==> flow/design.v <==
module distortion_correction #(
    parameter DATA_WIDTH = 16,
    parameter H_RES = 1280,
    parameter V_RES = 720
)(
    input clk,
    input rst_n,
    input [15:0] fx, fy,       
    input [15:0] cx, cy,       
    input [15:0] k1, k2, k3,   
    input valid_params,
    input [DATA_WIDTH-1:0] vin_data,
    input vin_de, vin_vs, vin_hs,
    input [9:0] pixel_x, pixel_y,
    output reg [DATA_WIDTH-1:0] vout_data,
    output reg vout_de, vout_vs, vout_hs,
    input [15:0] ram_rd_data,
    output reg [19:0] ram_rd_addr,
    output reg ram_rd_en
);
    localparam IDLE = 2'b00;
    localparam CALC = 2'b01;
    localparam WAIT = 2'b10;
    localparam OUT  = 2'b11;
    reg [1:0] state, next_state;
    reg signed [15:0] x_norm, y_norm;       
    reg signed [31:0] x2, y2, r2;           
    reg signed [31:0] r4, r6;               
    reg signed [31:0] distortion_factor;    
    reg signed [15:0] x_distorted, y_distorted;   
    reg [9:0] corrected_x, corrected_y;     
    reg [9:0] px_d1, py_d1, px_d2, py_d2;
    reg de_d1, vs_d1, hs_d1;
    reg de_d2, vs_d2, hs_d2;
    reg de_d3, vs_d3, hs_d3;
    reg [2:0] calc_cnt;
    always @(posedge clk or negedge rst_n) begin
        if (!rst_n) begin
            state <= IDLE;
        end else begin
            state <= next_state;
        end
    end
    always @(*) begin
        case (state)
            IDLE: next_state = (vin_de && valid_params) ? CALC : IDLE;
            CALC: next_state = (calc_cnt == 3'd4) ? WAIT : CALC;
            WAIT: next_state = OUT;
            OUT:  next_state = IDLE;
            default: next_state = IDLE;
        endcase
    end
    always @(posedge clk or negedge rst_n) begin
        if (!rst_n) begin
            calc_cnt <= 0;
            x_norm <= 0; y_norm <= 0;
            x2 <= 0; y2 <= 0; r2 <= 0;
            r4 <= 0; r6 <= 0;
            distortion_factor <= 0;
            x_distorted <= 0; y_distorted <= 0;
            corrected_x <= 0; corrected_y <= 0;
        end else begin
            case (state)
                IDLE: begin
                    calc_cnt <= 0;
                    if (vin_de && valid_params) begin
                        x_norm <= (pixel_x - cx);
                        y_norm <= (pixel_y - cy);
                    end
                end
                CALC: begin
                    calc_cnt <= calc_cnt + 1;
                    case (calc_cnt)
                        3'd0: begin
                            x2 <= x_norm * x_norm;
                            y2 <= y_norm * y_norm;
                        end
                        3'd1: begin
                            r2 <= x2 + y2;
                        end
                        3'd2: begin
                            r4 <= (r2 * r2) >> 16;   
                            r6 <= (r2 * r2 * r2) >> 24;
                        end
                        3'd3: begin
                            distortion_factor <= 32'h10000 + 
                                               ((k1 * r2) >> 8) + 
                                               ((k2 * r4) >> 8) + 
                                               ((k3 * r6) >> 8);
                        end
                        3'd4: begin
                            x_distorted <= (x_norm * distortion_factor) >> 16;
                            y_distorted <= (y_norm * distortion_factor) >> 16;
                        end
                    endcase
                end
                WAIT: begin
                    corrected_x <= cx + x_distorted;
                    corrected_y <= cy + y_distorted;
                end
                default: begin
                    calc_cnt <= 0;
                end
            endcase
        end
    end
    wire in_bounds = (corrected_x < H_RES) && (corrected_y < V_RES) && 
                    (corrected_x >= 0) && (corrected_y >= 0);
    always @(posedge clk or negedge rst_n) begin
        if (!rst_n) begin
            px_d1 <= 0; py_d1 <= 0; px_d2 <= 0; py_d2 <= 0;
            de_d1 <= 0; vs_d1 <= 0; hs_d1 <= 0;
            de_d2 <= 0; vs_d2 <= 0; hs_d2 <= 0;
            de_d3 <= 0; vs_d3 <= 0; hs_d3 <= 0;
            ram_rd_addr <= 0;
            ram_rd_en <= 0;
            vout_data <= 0;
            vout_de <= 0; vout_vs <= 0; vout_hs <= 0;
        end else begin
            px_d1 <= pixel_x; py_d1 <= pixel_y;
            px_d2 <= px_d1;   py_d2 <= py_d1;
            de_d1 <= vin_de; vs_d1 <= vin_vs; hs_d1 <= vin_hs;
            de_d2 <= de_d1;  vs_d2 <= vs_d1;  hs_d2 <= hs_d1;
            de_d3 <= de_d2;  vs_d3 <= vs_d2;  hs_d3 <= hs_d2;
            if (state == OUT) begin
                if (valid_params && de_d3 && in_bounds) begin
                    ram_rd_addr <= corrected_y * H_RES + corrected_x;
                    ram_rd_en <= 1'b1;
                end else begin
                    ram_rd_addr <= py_d2 * H_RES + px_d2;
                    ram_rd_en <= de_d3;
                end
            end else begin
                ram_rd_en <= 1'b0;
            end
            vout_data <= ram_rd_data;
            vout_de <= de_d3;
            vout_vs <= vs_d3;
            vout_hs <= hs_d3;
        end
    end
endmodule
Ticket comment

* Tool chain data of distortion_correction *
Each step is given for the RTL above and for the edited RTL.
"unedited" refers to lines of the RTL above, "edited" to lines of the edited file.
"difference": "edited" minus "unedited" as printed here. "relative change": 100 x difference / "unedited".
Cell names lack the library's common part.
Not given: -

inputs
  top module = distortion_correction
  clock port = clk
  cell library = sky130hd
  timing corner = tt_025C_1v80

* Edit of the RTL *
Unified diff, file above to edited file.
The edit is scripted, without regard to the design's behaviour, which it may alter; it was not made to optimise anything.

begin of diff
@@ -1,4 +1,4 @@
 module distortion_correction #(
-    parameter DATA_WIDTH = 16,
+    parameter DATA_WIDTH = 8,
     parameter H_RES = 1280,
     parameter V_RES = 720
end of diff

* Word-level counts *
Yosys after proc, flatten, opt, wreduce and memory -nomap, before mapping. Memory bits, and registers merged into a memory's read port (data or address), are not among the register bits. Print and check cells are not counted. Equal cells are merged and count once.

storage and ports
  what                        unedited  edited  difference  relative change (%)
  cells after elaboration     87        87      0           0.00
  output and inout port bits  40        32      -8          -20.00
  input bits                  170       162     -8          -4.71
  bits in registers           318       310     -8          -2.52

operators by class
  what                              unedited  edited  difference  relative change (%)
  reductions and logical operators  14        14      0           0.00
  add/subtract/negate cells         11        11      0           0.00
  $mul                              11        11      0           0.00
  order comparisons                 4         4       0           0.00
  equality and inequality tests     7         7       0           0.00
  mux-type cells                    7         7       0           0.00

Unchanged operator kinds not shown: 31.

* Longest topological paths *
Yosys ltp: most cells in a row. Word level: on the elaborated netlist, between registers, memories and ports. Mapped: between sequential cells and ports; inverters and the memories' decode and read muxes count.

logic depth
  what                       unedited  edited  difference  relative change (%)
  depth in word-level cells  7         7       0           0.00
  ABC_AREA                   0         0       -           -
  mapped depth               66        65      -1          -1.52

* After synthesis *
Source: synth_stat.txt of the flow (Yosys; design flattened, memories mapped). It holds for the ABC_AREA given above (unset counts as 0); a run with the other value may have another netlist.

cell types
  type      unedited  edited  difference  relative change (%)
  o21ai_0   214       252     +38         +17.76
  xnor2_1   342       317     -25         -7.31
  nor3_1    30        49      +19         +63.33
  xor2_1    120       138     +18         +15.00
  nand3_1   24        40      +16         +66.67
  clkbuf_1  467       480     +13         +2.78
  nand2_1   1594      1606    +12         +0.75
  a31oi_1   8         20      +12         +150.00
  or3_1     8         19      +11         +137.50
  o211ai_1  6         17      +11         +183.33
  nor2b_1   39        29      -10         -25.64
  o21bai_1  53        44      -9          -16.98
  dfrtp_1   311       303     -8          -2.57
  o31ai_1   27        19      -8          -29.63
  or2_2     12        20      +8          +66.67
  o21ai_1   8         1       -7          -87.50
  nand2b_1  85        79      -6          -7.06
  o21a_1    27        21      -6          -22.22

Unchanged cell types not shown: 13.
Not every row of either side is listed.

synthesis totals
  what                     unedited  edited    difference  relative change (%)
  buffer cells             484       490       +6          +1.24
  mapped flip-flops        312       304       -8          -2.56
  cell count               10930     10990     +60         +0.55
  chip area (Yosys) (um2)  100422.6  100483.9  +61.3       +0.06

* Path before layout *
Source: OpenSTA report_checks on the synthesized netlist (no wires, ideal clock, input and output delay 20% of the period each), path of least setup slack; recovery checks are left aside. Register names are those of the netlist, which keeps one name where synthesis merged equal registers.

timing after synthesis
  what                           unedited              edited                difference  relative change (%)
  kind                           register to register  register to register  -           -
  start                          register r2[3]        register r2[8]        -           -
  end                            register r6[7]        register r6[7]        -           -
  arrival (ns)                   14.450                14.816                +0.366      +2.53
  stages                         60                    60                    0           0.00
  setup time (ns)                0.130                 0.111                 -0.019      -
  clock period (ns)              20.0                  20.0                  0.0         0.00
  slack (ns)                     5.420                 5.073                 -0.347      -
  buffers on the path            3                     3                     0           0.00
  time at the first pin (ns)     0.000                 0.000                 0.000       -
  delay of the path (ns)         14.580                14.927                +0.347      +2.38
  synthesis period reached (ns)  14.58                 14.927                +0.347      +2.38

"delay of the path" = arrival - input delay + setup time.
"stages" counts driving pins, that of a launching flip-flop among them; a cell with two outputs on the path counts twice.
"synthesis period reached" is the clock period less the worst setup slack; recovery checks do not enter. This is arithmetic on one report: input and output delays are still those of the set period (20% each).
The rows between start and end are the longest chain of elaborated cells between them; the timing report does not say that the signal goes this way. Where chains are equally long, one stands for them.
A line is the first line of the expression or statement that the cell stems from. Yosys adds cells for indexed reads and writes and turns some case tables into memories.

between the ends, after synthesis, unedited
  cells stage by stage = dfrtp_1 -> clkbuf_1 -> clkbuf_1 -> clkbuf_1 -> nand2_1 -> fa_1 -> inv_1 -> fa_1 -> inv_1 -> fa_1 -> inv_1 -> fa_1 -> ha_1 -> ha_1 -> inv_1 -> fa_1 -> fa_1 -> inv_1 -> [... 24 more ...] -> xnor2_1 -> xnor2_1 -> xnor2_1 -> xnor2_1 -> xnor2_1 -> xnor2_1 -> xnor2_1 -> xnor2_1 -> xnor2_1 -> xnor3_1 -> xnor3_1 -> xnor2_1 -> xnor2_1 -> xnor2_1 -> xnor2_1 -> xnor3_1 -> xnor2_1 -> o21ai_1
  cells in the longest elaborated chain = 2

ends and longest elaborated chain, after synthesis, unedited
  what                                               line  text
  start: declaration                                 27    reg signed [31:0] x2, y2, r2;
  start: assignment                                  57    x2 <= 0; y2 <= 0; r2 <= 0;
  start: assignment                                  79    r2 <= x2 + y2;
  32-bit by 32-bit multiplier with 32-bit output x2  83    r6 <= (r2 * r2 * r2) >> 24;
  end: assignment                                    58    r4 <= 0; r6 <= 0;
  end: assignment                                    83

between the ends, after synthesis, edited
  cells stage by stage = dfrtp_1 -> clkbuf_1 -> clkbuf_1 -> clkbuf_1 -> nand2_1 -> fa_1 -> inv_1 -> fa_1 -> inv_1 -> fa_1 -> inv_1 -> fa_1 -> ha_1 -> ha_1 -> inv_1 -> fa_1 -> fa_1 -> inv_1 -> [... 24 more ...] -> fa_1 -> xnor2_1 -> xnor2_1 -> xnor2_1 -> xnor2_1 -> xnor2_1 -> xnor2_2 -> xnor3_1 -> xnor2_1 -> xnor3_1 -> xor3_2 -> xor3_1 -> nand2_1 -> a31oi_1 -> a2111oi_4 -> or3_1 -> a21oi_1 -> a2111oi_2
  cells in the longest elaborated chain = 2

ends and longest elaborated chain, after synthesis, edited
  what                                               line  text
  start: declaration                                 27    reg signed [31:0] x2, y2, r2;
  start: assignment                                  57    x2 <= 0; y2 <= 0; r2 <= 0;
  start: assignment                                  79    r2 <= x2 + y2;
  32-bit by 32-bit multiplier with 32-bit output x2  83    r6 <= (r2 * r2 * r2) >> 24;
  end: assignment                                    58    r4 <= 0; r6 <= 0;
  end: assignment                                    83

* Path in the finished layout *
From the final timing report of each run of set A: the path of least setup slack in the routed layout; clock arrival at registers is part of the times.

timing post-layout
  what                        unedited              edited                difference  relative change (%)
  kind                        register to register  register to register  -           -
  start                       register r2[3]        register r2[4]        -           -
  end                         register r6[7]        register r6[7]        -           -
  time at the first pin (ns)  0.61                  0.60                  -0.01       -1.64
  clock period (ns)           20.0                  20.0                  0.0         0.00
  stages                      54                    60                    +6          +11.11
  setup time (ns)             0.13                  0.11                  -0.02       -
  buffers on the path         1                     0                     -1          -100.00
  arrival (ns)                17.21                 17.36                 +0.15       +0.87
  slack (ns)                  3.29                  3.16                  -0.13       -

The rows between start and end are the longest chain of elaborated cells between them; the timing report does not say that the signal goes this way. Where chains are equally long, one stands for them.

between the ends, post-layout, unedited
  cells stage by stage = dfrtp_2 -> buf_4 -> nand2_1 -> fa_1 -> inv_1 -> fa_1 -> fa_1 -> inv_1 -> fa_1 -> fa_1 -> inv_1 -> fa_1 -> inv_1 -> fa_1 -> fa_1 -> inv_1 -> ha_1 -> inv_1 -> [... 18 more ...] -> xnor2_1 -> xnor2_1 -> xnor2_1 -> xnor2_1 -> xnor2_1 -> xnor2_1 -> xnor2_1 -> xnor2_1 -> xnor2_1 -> xnor3_1 -> xnor3_1 -> xnor2_1 -> xnor2_1 -> xnor2_1 -> xnor2_1 -> xnor3_1 -> xnor2_1 -> o21ai_1
  cells in the longest elaborated chain = 2

ends and longest elaborated chain, post-layout, unedited
  what                                               line  text
  start: declaration                                 27    reg signed [31:0] x2, y2, r2;
  start: assignment                                  57    x2 <= 0; y2 <= 0; r2 <= 0;
  start: assignment                                  79    r2 <= x2 + y2;
  32-bit by 32-bit multiplier with 32-bit output x2  83    r6 <= (r2 * r2 * r2) >> 24;
  end: assignment                                    58    r4 <= 0; r6 <= 0;
  end: assignment                                    83

between the ends, post-layout, edited
  cells stage by stage = dfrtp_2 -> nand2_1 -> fa_1 -> inv_1 -> fa_1 -> inv_1 -> fa_1 -> inv_1 -> fa_1 -> inv_1 -> fa_1 -> inv_1 -> ha_1 -> inv_1 -> fa_1 -> fa_1 -> inv_1 -> ha_1 -> [... 24 more ...] -> xnor2_1 -> xnor2_1 -> xnor2_1 -> xnor2_1 -> xnor2_1 -> xnor2_2 -> xnor3_1 -> xnor2_1 -> xnor3_1 -> xor3_2 -> xnor2_1 -> nor2_1 -> o21ai_0 -> a31oi_1 -> a2111oi_4 -> or3_1 -> a21oi_1 -> a2111oi_2
  cells in the longest elaborated chain = 2

ends and longest elaborated chain, post-layout, edited
  what                                               line  text
  start: declaration                                 27    reg signed [31:0] x2, y2, r2;
  start: assignment                                  57    x2 <= 0; y2 <= 0; r2 <= 0;
  start: assignment                                  79    r2 <= x2 + y2;
  32-bit by 32-bit multiplier with 32-bit output x2  83    r6 <= (r2 * r2 * r2) >> 24;
  end: assignment                                    58    r4 <= 0; r6 <= 0;
  end: assignment                                    83

* Measured runs *
Both versions went through the flow (Yosys, OpenROAD) with the same settings in each pair. Constraints: input delay and output delay 20% of the set period each, output load 0.01 pF.

settings, set A
  CORE_UTILIZATION = 40
  period_ns = 20.0
  CAP_MARGIN = 20
  CORE_MARGIN = 2
  SLEW_MARGIN = 20

final reports, set A
  what                                                     unedited  edited    difference  relative change (%)
  setup TNS (ns)                                           0.000     0.000     0.000       -
  overall die area (um2)                                   255081.0  255237.0  +156.0      +0.06
  worst hold slack after layout (ns)                       0.344     0.342     -0.002      -
  setup slack of the worst path (ns)                       3.292     3.163     -0.129      -
  Yosys chip area after synthesis (um2)                    100422.6  100483.9  +61.3       +0.06
  utilization in the final report                          0.43      0.427     -0.003      -
  area of the standard cells in the finished layout (um2)  107003.0  106856.0  -147.0      -0.14
  clock period reached (ns)                                16.708    16.837    +0.129      +0.77

settings, set B
  CAP_MARGIN = 0
  CELL_PAD_IN_SITES_DETAIL_PLACEMENT = 2
  CORE_UTILIZATION = 16
  CTS_CLUSTER_DIAMETER = 80
  CTS_CLUSTER_SIZE = 56
  GPL_TIMING_DRIVEN = 1
  HOLD_SLACK_MARGIN = 0.11
  PLACE_DENSITY_LB_ADDON = 0.11
  SETUP_SLACK_MARGIN = 5.0
  TNS_END_PERCENT = 10
  period_ns = 26.0
  CORE_MARGIN = 2
  SLEW_MARGIN = 20

final reports, set B
  what                                                     unedited  edited    difference  relative change (%)
  setup TNS (ns)                                           0.000     0.000     0.000       -
  overall die area (um2)                                   633990.0  634380.0  +390.0      +0.06
  worst hold slack after layout (ns)                       0.345     0.339     -0.006      -
  setup slack of the worst path (ns)                       8.587     8.347     -0.240      -
  Yosys chip area after synthesis (um2)                    100422.6  100483.9  +61.3       +0.06
  utilization in the final report                          0.182     0.182     0.000       -
  area of the standard cells in the finished layout (um2)  113941.0  113835.0  -106.0      -0.09
  clock period reached (ns)                                17.413    17.653    +0.240      +1.38

"clock period reached" = clock period - worst setup slack. The figure is calculated, with input and output delays left at 20% of the set period.
